==> flow/design.v <==
module processor
(
	output reg w_en,
	output reg done,
	output reg [7:0] addr,
	output reg [31:0] data_out,
	input clk,
	input rst_n,
	input start,
	input [31:0] data_in
);
	parameter RESET = 3'd0;
	parameter READ_DATA = 3'd1;
	parameter READ_INSTRUCTON = 3'd2;
	parameter DELAY = 3'd3;
	parameter EXECUTE = 3'd4;
	parameter ADD = 3'd0;
	parameter SUB = 3'd1;
	parameter MUL = 3'd2;
	parameter TR = 3'd3;
	parameter DET = 3'd4;
	reg [2:0] cs,ns;
	reg [1:0] read_data_counter;
	reg [3:0] a11,a12,a21,a22,b11,b12,b21,b22;
	always@(posedge clk or negedge rst_n)begin
		if(~rst_n) cs <= RESET;
		else cs <= ns;
	end
	always@(*)begin
		case(cs)
			RESET : ns = (start & rst_n) ? READ_DATA : RESET;
			READ_DATA : ns = (read_data_counter == 2) ? READ_INSTRUCTON : READ_DATA;
			READ_INSTRUCTON : ns = DELAY;
			DELAY : ns = EXECUTE;
			EXECUTE : ns = RESET;
			default : ns = RESET;
		endcase
	end
	always@(posedge clk or negedge rst_n)begin
		if(~rst_n)begin
			done <= 0;
			w_en <= 0;
			addr <= 8'd255;
			data_out <= 0;
			read_data_counter <= 0;
			a11 <= 0;
			a12 <= 0;
			a21 <= 0; 
			a22 <= 0;
			b11 <= 0;
			b12 <= 0;
			b21 <= 0;
			b22 <= 0;	
		end
		else begin
			case(ns)
				RESET : begin
					done <= 0;
					w_en <= 0;
					addr <= 8'd255;
					data_out <= 0;
					read_data_counter <= 0;
					a11 <= 0;
					a12 <= 0;
					a21 <= 0; 
					a22 <= 0;
					b11 <= 0;
					b12 <= 0;
					b21 <= 0;
					b22 <= 0;
				end
				READ_DATA : begin
					done <= 0;
					w_en <= 0;
					addr <= 8'd255;
					data_out <= 0;
					read_data_counter <= read_data_counter + 1;
					a11 <= data_in[3:0];
					a12 <= data_in[7:4];
					a21 <= data_in[11:8]; 
					a22 <= data_in[15:12];
					b11 <= data_in[19:16];
					b12 <= data_in[23:20];
					b21 <= data_in[27:24];
					b22 <= data_in[31:28];
				end
				READ_INSTRUCTON : begin
					done <= 0;
					w_en <= 0;
					addr <= 0;
					data_out <= 0;
					read_data_counter <= 0;
					a11 <= a11;
					a12 <= a12;
					a21 <= a21; 
					a22 <= a22;
					b11 <= b11;
					b12 <= b12;
					b21 <= b21;
					b22 <= b22;
				end
				DELAY : begin
					done <= done;
					w_en <= w_en;
					addr <= addr;
					data_out <= 0;
					read_data_counter <= 0;
					a11 <= a11;
					a12 <= a12;
					a21 <= a21; 
					a22 <= a22;
					b11 <= b11;
					b12 <= b12;
					b21 <= b21;
					b22 <= b22;
				end
				EXECUTE : begin
					addr <= data_in[7:0];
					read_data_counter <= read_data_counter;
					a11 <= a11;
					a12 <= a12;
					a21 <= a21; 
					a22 <= a22;
					b11 <= b11;
					b12 <= b12;
					b21 <= b21;
					b22 <= b22;
					case(data_in[31:29])
						ADD : begin
							done <= 1;
							w_en <= 1;
							data_out [7:0] <= $signed(a11) + $signed(b11);
							data_out [15:8] <= $signed(a12) + $signed(b12);
							data_out [23:16] <= $signed(a21) + $signed(b21);
							data_out [31:24] <= $signed(a22) + $signed(b22);
						end
						SUB : begin
							done <= 1;
							w_en <= 1;
							data_out [7:0] <= $signed(a11) - $signed(b11);
							data_out [15:8] <= $signed(a12) - $signed(b12);
							data_out [23:16] <= $signed(a21) - $signed(b21);
							data_out [31:24] <= $signed(a22) - $signed(b22);
						end
						MUL : begin
							done <= 1;
							w_en <= 1;
							data_out [7:0] <= ($signed(a11) * $signed(b11)) + ($signed(a12) * $signed(b21));
							data_out [15:8] <= ($signed(a11) * $signed(b12)) + ($signed(a12) * $signed(b22));
							data_out [23:16] <= ($signed(a21) * $signed(b11)) + ($signed(a22) * $signed(b21));
							data_out [31:24] <= ($signed(a21) * $signed(b12)) + ($signed(a22) * $signed(b22));
						end
						TR : begin
							done <= 1;
							w_en <= 1;
							data_out [7:0] <= {a11[3],a11[3],a11[3],a11[3],a11};
							data_out [15:8] <= {a21[3],a21[3],a21[3],a21[3],a21};
							data_out [23:16] <= {a12[3],a12[3],a12[3],a12[3],a12};
							data_out [31:24] <= {a22[3],a22[3],a22[3],a22[3],a22};
						end
						DET : begin
							done <= 1;
							w_en <= 1;
							data_out <= ($signed(a11) * $signed(a22)) - ($signed(a12) * $signed(a21));
						end
						default : begin
							done <= 0;
							w_en <= 0;
						end
					endcase
				end
			endcase
		end
	end
endmodule
# == Reports on processor ==
# Each step is given for the RTL above and for the edited RTL.
# Lines under "before" count in the file above, lines under "after" in the edited file.
# "diff": "after" minus "before" as printed here. "change_rel_pct": 100 x difference / "before".
# A cell with n/a has no value.
# inputs
top_module,processor
clk_port,clk
lib,sky130hd
corner,tt_025C_1v80

# == Diff ==
# The edit as a unified diff against the file above.
# The edit is scripted: it alters the design's behaviour and was not made to optimise anything.
# begin of diff
@@ -148,5 +148,5 @@
 							data_out [7:0] <= ($signed(a11) * $signed(b11)) + ($signed(a12) * $signed(b21));
 							data_out [15:8] <= ($signed(a11) * $signed(b12)) + ($signed(a12) * $signed(b22));
-							data_out [23:16] <= ($signed(a21) * $signed(b11)) + ($signed(a22) * $signed(b21));
+							data_out [23:16] <= ($signed(a21) * $signed(b11)) - ($signed(a22) * $signed(b21));
 							data_out [31:24] <= ($signed(a21) * $signed(b12)) + ($signed(a22) * $signed(b22));
 						end
# end of diff

# == Elaborated design ==
# Source: Yosys, flattened and elaborated, memories not mapped. Widths are those after wreduce. Registers that Yosys merges into a memory's read port (data or address) are not register bits. Print and check cells do not count.
# bits
element,before,after,diff,change_rel_pct
regBits,78,78,0,0.00
wordCells,88,88,0,0.00
input_bits,35,35,0,0.00
output_inout_bits,42,42,0,0.00
# classes
element,before,after,diff,change_rel_pct
multipliers,10,10,0,0.00
add_sub_neg,14,14,0,0.00
muxes,23,23,0,0.00
reduce_logical,14,14,0,0.00
n_eq,13,13,0,0.00
bitwise,1,1,0,0.00
# op_table
op,before,after,diff,change_rel_pct
8-bit adder,4,3,-1,-25.00
8-bit subtractor,0,1,1,n/a
4-bit by 4-bit multiplier with 8-bit output,10,10,0,0.00
4-bit case mux with 2-bit select,8,8,0,0.00
3-bit by 2-bit == test with 1-bit output (second input constant),6,6,0,0.00
4-bit by 4-bit adder with 5-bit output,4,4,0,0.00
8-bit case mux with 2-bit select,4,4,0,0.00
8-bit case mux with 5-bit select,4,4,0,0.00
2-bit nonzero test,4,4,0,0.00
4-bit by 4-bit subtractor with 5-bit output,4,4,0,0.00
3-bit by 1-bit == test with 1-bit output (second input constant),3,3,0,0.00
3-bit logical NOT,3,3,0,0.00
3-bit == test (second input constant),2,2,0,0.00
1-bit 2-to-1 mux,2,2,0,0.00
3-bit OR reduction,2,2,0,0.00
2-bit by 1-bit adder with 2-bit output (second input constant),1,1,0,0.00
1-bit bitwise AND,1,1,0,0.00
2-bit == test (second input constant),1,1,0,0.00
2-bit 2-to-1 mux,1,1,0,0.00
6-bit inequality test (second input constant),1,1,0,0.00
1-bit case mux with 2-bit select,1,1,0,0.00
2-bit case mux with 2-bit select,1,1,0,0.00
3-bit case mux with 4-bit select,1,1,0,0.00
8-bit case mux with 3-bit select,1,1,0,0.00
2-bit AND reduction,1,1,0,0.00
3-bit nonzero test,1,1,0,0.00
2-bit OR reduction,1,1,0,0.00
4-bit OR reduction,1,1,0,0.00
# Not every row of either side is listed.

# == Logic depth ==
# Depth = most cells in a row (Yosys ltp): at word level without a register or memory, in the mapped netlist without a sequential cell, where the memories' decode and read muxes count.
# depth
element,before,after,diff,change_rel_pct
word_depth,7,7,0,0.00
abc_area,0,0,n/a,n/a
ltp_mapped,20,19,-1,-5.00
mapped_depth_nobuf,19,18,-1,-5.26

# == After synthesis ==
# Source: synth_stat.txt of the flow (Yosys; design flattened, memories mapped). It holds for the ABC_AREA given above (unset counts as 0); a run with the other value may have another netlist.
# types
cell_type,before,after,diff,change_rel_pct
sky130_fd_sc_hd__nand2_1,102,144,42,41.18
sky130_fd_sc_hd__a21oi_1,59,38,-21,-35.59
sky130_fd_sc_hd__nor2_1,97,79,-18,-18.56
sky130_fd_sc_hd__and2_1,47,56,9,19.15
sky130_fd_sc_hd__a21o_1,23,14,-9,-39.13
sky130_fd_sc_hd__a221oi_1,13,4,-9,-69.23
sky130_fd_sc_hd__o21ai_0,75,82,7,9.33
sky130_fd_sc_hd__nand2b_1,9,16,7,77.78
sky130_fd_sc_hd__o21bai_1,2,7,5,250.00
sky130_fd_sc_hd__xnor2_1,68,64,-4,-5.88
sky130_fd_sc_hd__a22o_1,7,3,-4,-57.14
sky130_fd_sc_hd__o211ai_1,0,4,4,n/a
sky130_fd_sc_hd__inv_1,238,235,-3,-1.26
sky130_fd_sc_hd__clkbuf_1,37,40,3,8.11
sky130_fd_sc_hd__buf_2,4,1,-3,-75.00
sky130_fd_sc_hd__a211oi_1,0,3,3,n/a
sky130_fd_sc_hd__o2111a_1,0,3,3,n/a
sky130_fd_sc_hd__fa_1,144,142,-2,-1.39
# Not every row of either side is listed.
# synth_totals
element,before,after,diff,change_rel_pct
buffers,45,45,0,0.00
area_um2,11604.9,11652.4,47.5,0.41
cell_count,1297,1315,18,1.39
ffs,80,80,0,0.00
sequential_area_um2,2013.2,2013.2,0.0,0.00

# == Path before layout ==
# Path of least setup slack by OpenSTA after synthesis, without wires, with an ideal clock, recovery checks aside; 20% of the period is set as input and as output delay. Where synthesis merged equal registers, the netlist keeps one of their names.
# synth_timing
element,before,after,diff,change_rel_pct
path_type,register to register,register to register,n/a,n/a
startpoint,register a22[1],register a22[1],n/a,n/a
endpoint,register data_out[15],register data_out[13],n/a,n/a
setup_slack_ns,2.172,2.077,-0.095,n/a
setup_time_ns,0.126,0.126,0.000,n/a
delay_ns,4.828,4.923,0.095,1.97
t_arrival_ns,4.702,4.797,0.095,2.02
period_ns,7.0,7.0,0.0,0.00
stages,19,16,-3,-15.79
launch_ns,0.000,0.000,0.000,n/a
t_required_ns,6.874,6.874,0.000,0.00
n_path_buf,1,1,0,0.00
period_less_setup_slack_ns,4.828,4.923,0.095,1.97
# "delay_ns" = arrival - input delay + setup time.
# "stages" counts driving pins, that of a launching flip-flop among them; a cell with two outputs on the path counts twice.
# "period_less_setup_slack_ns" is the clock period less the worst setup slack; recovery checks do not enter. This is arithmetic on one report: input and output delays are still those of the set period (20% each).
# Between the ends stands the longest chain of elaborated cells between them, by number of cells; it is not shown to be the way that was timed. Of several equally long chains one is given.
# Each line given opens the expression or statement behind the cell; cells for indexed reads and writes are added by Yosys, which also makes memories of some case tables.
# At most two assigning lines are given for a register; there are more.
# synth_between_before
path_cell_list,sky130_fd_sc_hd__dfrtp_1 > sky130_fd_sc_hd__clkbuf_1 > sky130_fd_sc_hd__nand2_1 > sky130_fd_sc_hd__fa_1 > sky130_fd_sc_hd__fa_1 > sky130_fd_sc_hd__ha_1 > sky130_fd_sc_hd__inv_1 > sky130_fd_sc_hd__fa_1 > sky130_fd_sc_hd__inv_1 > sky130_fd_sc_hd__fa_1 > sky130_fd_sc_hd__inv_1 > sky130_fd_sc_hd__ha_1 > sky130_fd_sc_hd__a31oi_1 > sky130_fd_sc_hd__a22oi_1 > sky130_fd_sc_hd__a31oi_1 > sky130_fd_sc_hd__xnor2_2 > sky130_fd_sc_hd__o21bai_4 > sky130_fd_sc_hd__nor2_1 > sky130_fd_sc_hd__a221o_1
elab_chain_cells,4
cone_cells,4
lines_between,3
classes_between,add/sub: 1; mul: 1; mux: 2
# synth_rtl_before
element,line_no,text
from (decl),24,"reg [3:0] a11,a12,a21,a22,b11,b12,b21,b22;"
from (assign),81,a22 <= data_in[15:12];
from (assign),96,a22 <= a22;
4-bit by 4-bit multiplier with 8-bit output,164,data_out <= ($signed(a11) * $signed(a22)) - ($signed(a12) * $signed(a21));
8-bit by 8-bit subtractor with 9-bit output,164,
8-bit case mux with 5-bit select,128,case(data_in[31:29])
8-bit case mux with 2-bit select,56,case(ns)
to (assign),133,data_out [15:8] <= $signed(a12) + $signed(b12);
to (assign),141,data_out [15:8] <= $signed(a12) - $signed(b12);
to (decl),6,"output reg [31:0] data_out,"
# synth_between_after
path_cell_list,sky130_fd_sc_hd__dfrtp_1 > sky130_fd_sc_hd__clkbuf_1 > sky130_fd_sc_hd__nand2_1 > sky130_fd_sc_hd__fa_1 > sky130_fd_sc_hd__fa_1 > sky130_fd_sc_hd__inv_1 > sky130_fd_sc_hd__fa_1 > sky130_fd_sc_hd__fa_1 > sky130_fd_sc_hd__ha_1 > sky130_fd_sc_hd__ha_1 > sky130_fd_sc_hd__or3_1 > sky130_fd_sc_hd__o221ai_1 > sky130_fd_sc_hd__nand3_1 > sky130_fd_sc_hd__mux2_4 > sky130_fd_sc_hd__and3_4 > sky130_fd_sc_hd__a221o_1
elab_chain_cells,4
cone_cells,4
lines_between,3
classes_between,add/sub: 1; mul: 1; mux: 2
# synth_rtl_after
element,line_no,text
from (decl),24,"reg [3:0] a11,a12,a21,a22,b11,b12,b21,b22;"
from (assign),81,a22 <= data_in[15:12];
from (assign),96,a22 <= a22;
4-bit by 4-bit multiplier with 8-bit output,164,data_out <= ($signed(a11) * $signed(a22)) - ($signed(a12) * $signed(a21));
8-bit by 8-bit subtractor with 9-bit output,164,
8-bit case mux with 5-bit select,128,case(data_in[31:29])
8-bit case mux with 2-bit select,56,case(ns)
to (assign),133,data_out [15:8] <= $signed(a12) + $signed(b12);
to (assign),141,data_out [15:8] <= $signed(a12) - $signed(b12);
to (decl),6,"output reg [31:0] data_out,"

# == Timing after layout ==
# Path of least setup slack in the final report of the runs of pair 1 (OpenROAD, finished layout, wires in). Where an end is a register, its clock arrival counts in the times.
# layout_timing
element,before,after,diff,change_rel_pct
path_type,register to register,register to register,n/a,n/a
startpoint,register a22[0],register a11[3],n/a,n/a
endpoint,register data_out[18],register data_out[12],n/a,n/a
t_required_ns,5.90,5.85,-0.05,-0.85
stages,18,15,-3,-16.67
setup_slack_ns,0.27,0.50,0.23,n/a
period_ns,5.61,5.61,0.00,0.00
setup_time_ns,0.06,0.11,0.05,n/a
n_path_buf,0,0,0,n/a
launch_ns,0.36,0.35,-0.01,-2.78
t_arrival_ns,5.63,5.35,-0.28,-4.97
# Between the ends stands the longest chain of elaborated cells between them, by number of cells; it is not shown to be the way that was timed. Of several equally long chains one is given.
# At most two assigning lines are given for a register; there are more.
# layout_between_before
path_cell_list,sky130_fd_sc_hd__dfrtp_1 > sky130_fd_sc_hd__nand2_1 > sky130_fd_sc_hd__fa_1 > sky130_fd_sc_hd__fa_1 > sky130_fd_sc_hd__ha_1 > sky130_fd_sc_hd__inv_1 > sky130_fd_sc_hd__fa_1 > sky130_fd_sc_hd__inv_1 > sky130_fd_sc_hd__fa_1 > sky130_fd_sc_hd__inv_1 > sky130_fd_sc_hd__ha_1 > sky130_fd_sc_hd__a31oi_1 > sky130_fd_sc_hd__a22oi_1 > sky130_fd_sc_hd__a31oi_1 > sky130_fd_sc_hd__xnor2_2 > sky130_fd_sc_hd__nor2_2 > sky130_fd_sc_hd__a2111oi_0 > sky130_fd_sc_hd__a21o_1
elab_chain_cells,4
cone_cells,6
lines_between,4
classes_between,add/sub: 2; mul: 2; mux: 2
# layout_rtl_before
element,line_no,text
from (decl),24,"reg [3:0] a11,a12,a21,a22,b11,b12,b21,b22;"
from (assign),81,a22 <= data_in[15:12];
from (assign),96,a22 <= a22;
4-bit by 4-bit multiplier with 8-bit output,164,data_out <= ($signed(a11) * $signed(a22)) - ($signed(a12) * $signed(a21));
8-bit by 8-bit subtractor with 9-bit output,164,
8-bit case mux with 5-bit select,128,case(data_in[31:29])
8-bit case mux with 2-bit select,56,case(ns)
to (assign),134,data_out [23:16] <= $signed(a21) + $signed(b21);
to (assign),142,data_out [23:16] <= $signed(a21) - $signed(b21);
to (decl),6,"output reg [31:0] data_out,"
# layout_between_after
path_cell_list,sky130_fd_sc_hd__dfrtp_1 > sky130_fd_sc_hd__nand2_1 > sky130_fd_sc_hd__fa_1 > sky130_fd_sc_hd__fa_1 > sky130_fd_sc_hd__inv_1 > sky130_fd_sc_hd__fa_1 > sky130_fd_sc_hd__fa_1 > sky130_fd_sc_hd__ha_1 > sky130_fd_sc_hd__ha_1 > sky130_fd_sc_hd__or3_1 > sky130_fd_sc_hd__o221ai_1 > sky130_fd_sc_hd__nand3_1 > sky130_fd_sc_hd__mux2_4 > sky130_fd_sc_hd__and3_4 > sky130_fd_sc_hd__a221o_1
elab_chain_cells,4
cone_cells,6
lines_between,4
classes_between,add/sub: 2; mul: 2; mux: 2
# layout_rtl_after
element,line_no,text
from (decl),24,"reg [3:0] a11,a12,a21,a22,b11,b12,b21,b22;"
from (assign),78,a11 <= data_in[3:0];
from (assign),93,a11 <= a11;
4-bit by 4-bit multiplier with 8-bit output,164,data_out <= ($signed(a11) * $signed(a22)) - ($signed(a12) * $signed(a21));
8-bit by 8-bit subtractor with 9-bit output,164,
8-bit case mux with 5-bit select,128,case(data_in[31:29])
8-bit case mux with 2-bit select,56,case(ns)
to (assign),133,data_out [15:8] <= $signed(a12) + $signed(b12);
to (assign),141,data_out [15:8] <= $signed(a12) - $signed(b12);
to (decl),6,"output reg [31:0] data_out,"

# == Measured runs ==
# Runs of the flow (Yosys, OpenROAD) on both versions; the two runs of a pair have the same settings. The constraints put input and output delay at 20% of the set period each and load the outputs with 0.01 pF.
# flow_settings_pair_1
period_ns,5.61
CAP_MARGIN,20
CORE_MARGIN,2
CORE_UTILIZATION,40
SLEW_MARGIN,20
# results_pair_1
element,before,after,diff,change_rel_pct
synth_chip_area_um2,11604.9,11652.4,47.5,0.41
total_negative_slack_ns,0.000,0.000,0.000,n/a
utilization_pct,46.2,46.2,0.0,n/a
ws_hold_ns,0.439,0.439,0.000,n/a
finalCellArea_um2,13220.2,13251.5,31.3,0.24
achieved_clock_period_ns,5.339,5.109,-0.230,-4.31
fin_power_uw,1277,1318,41,3.21
die_area_um2,30390.9,30513.1,122.2,0.40
timing.setup.ws_ns,0.271,0.501,0.230,n/a
# flow_settings_pair_2
ABC_AREA,1
CAP_MARGIN,40
CELL_PAD_IN_SITES_GLOBAL_PLACEMENT,2
CORE_ASPECT_RATIO,0.75
CORE_MARGIN,4
CORE_UTILIZATION,41
GPL_ROUTABILITY_DRIVEN,1
GPL_TIMING_DRIVEN,0
MAX_ROUTING_LAYER,met4
MIN_ROUTING_LAYER,met1
PLACE_DENSITY,0.68
SETUP_SLACK_MARGIN,1.03
TNS_END_PERCENT,90
period_ns,6.64
SLEW_MARGIN,20
# results_pair_2
element,before,after,diff,change_rel_pct
synth_chip_area_um2,12513.3,12429.4,-83.9,-0.67
total_negative_slack_ns,0.000,0.000,0.000,n/a
utilization_pct,47.1,47.7,0.6,n/a
ws_hold_ns,0.438,0.447,0.009,n/a
finalCellArea_um2,14206.1,14066.0,-140.1,-0.99
achieved_clock_period_ns,5.363,5.485,0.122,2.27
die_area_um2,33408.1,33194.0,-214.1,-0.64
timing.setup.ws_ns,1.277,1.155,-0.122,n/a
# "achieved_clock_period_ns" = clock period - worst setup slack. The figure is calculated, with input and output delays left at 20% of the set period.
# "fin_power_uw" is the tool's figure for a default switching activity; nothing was simulated.
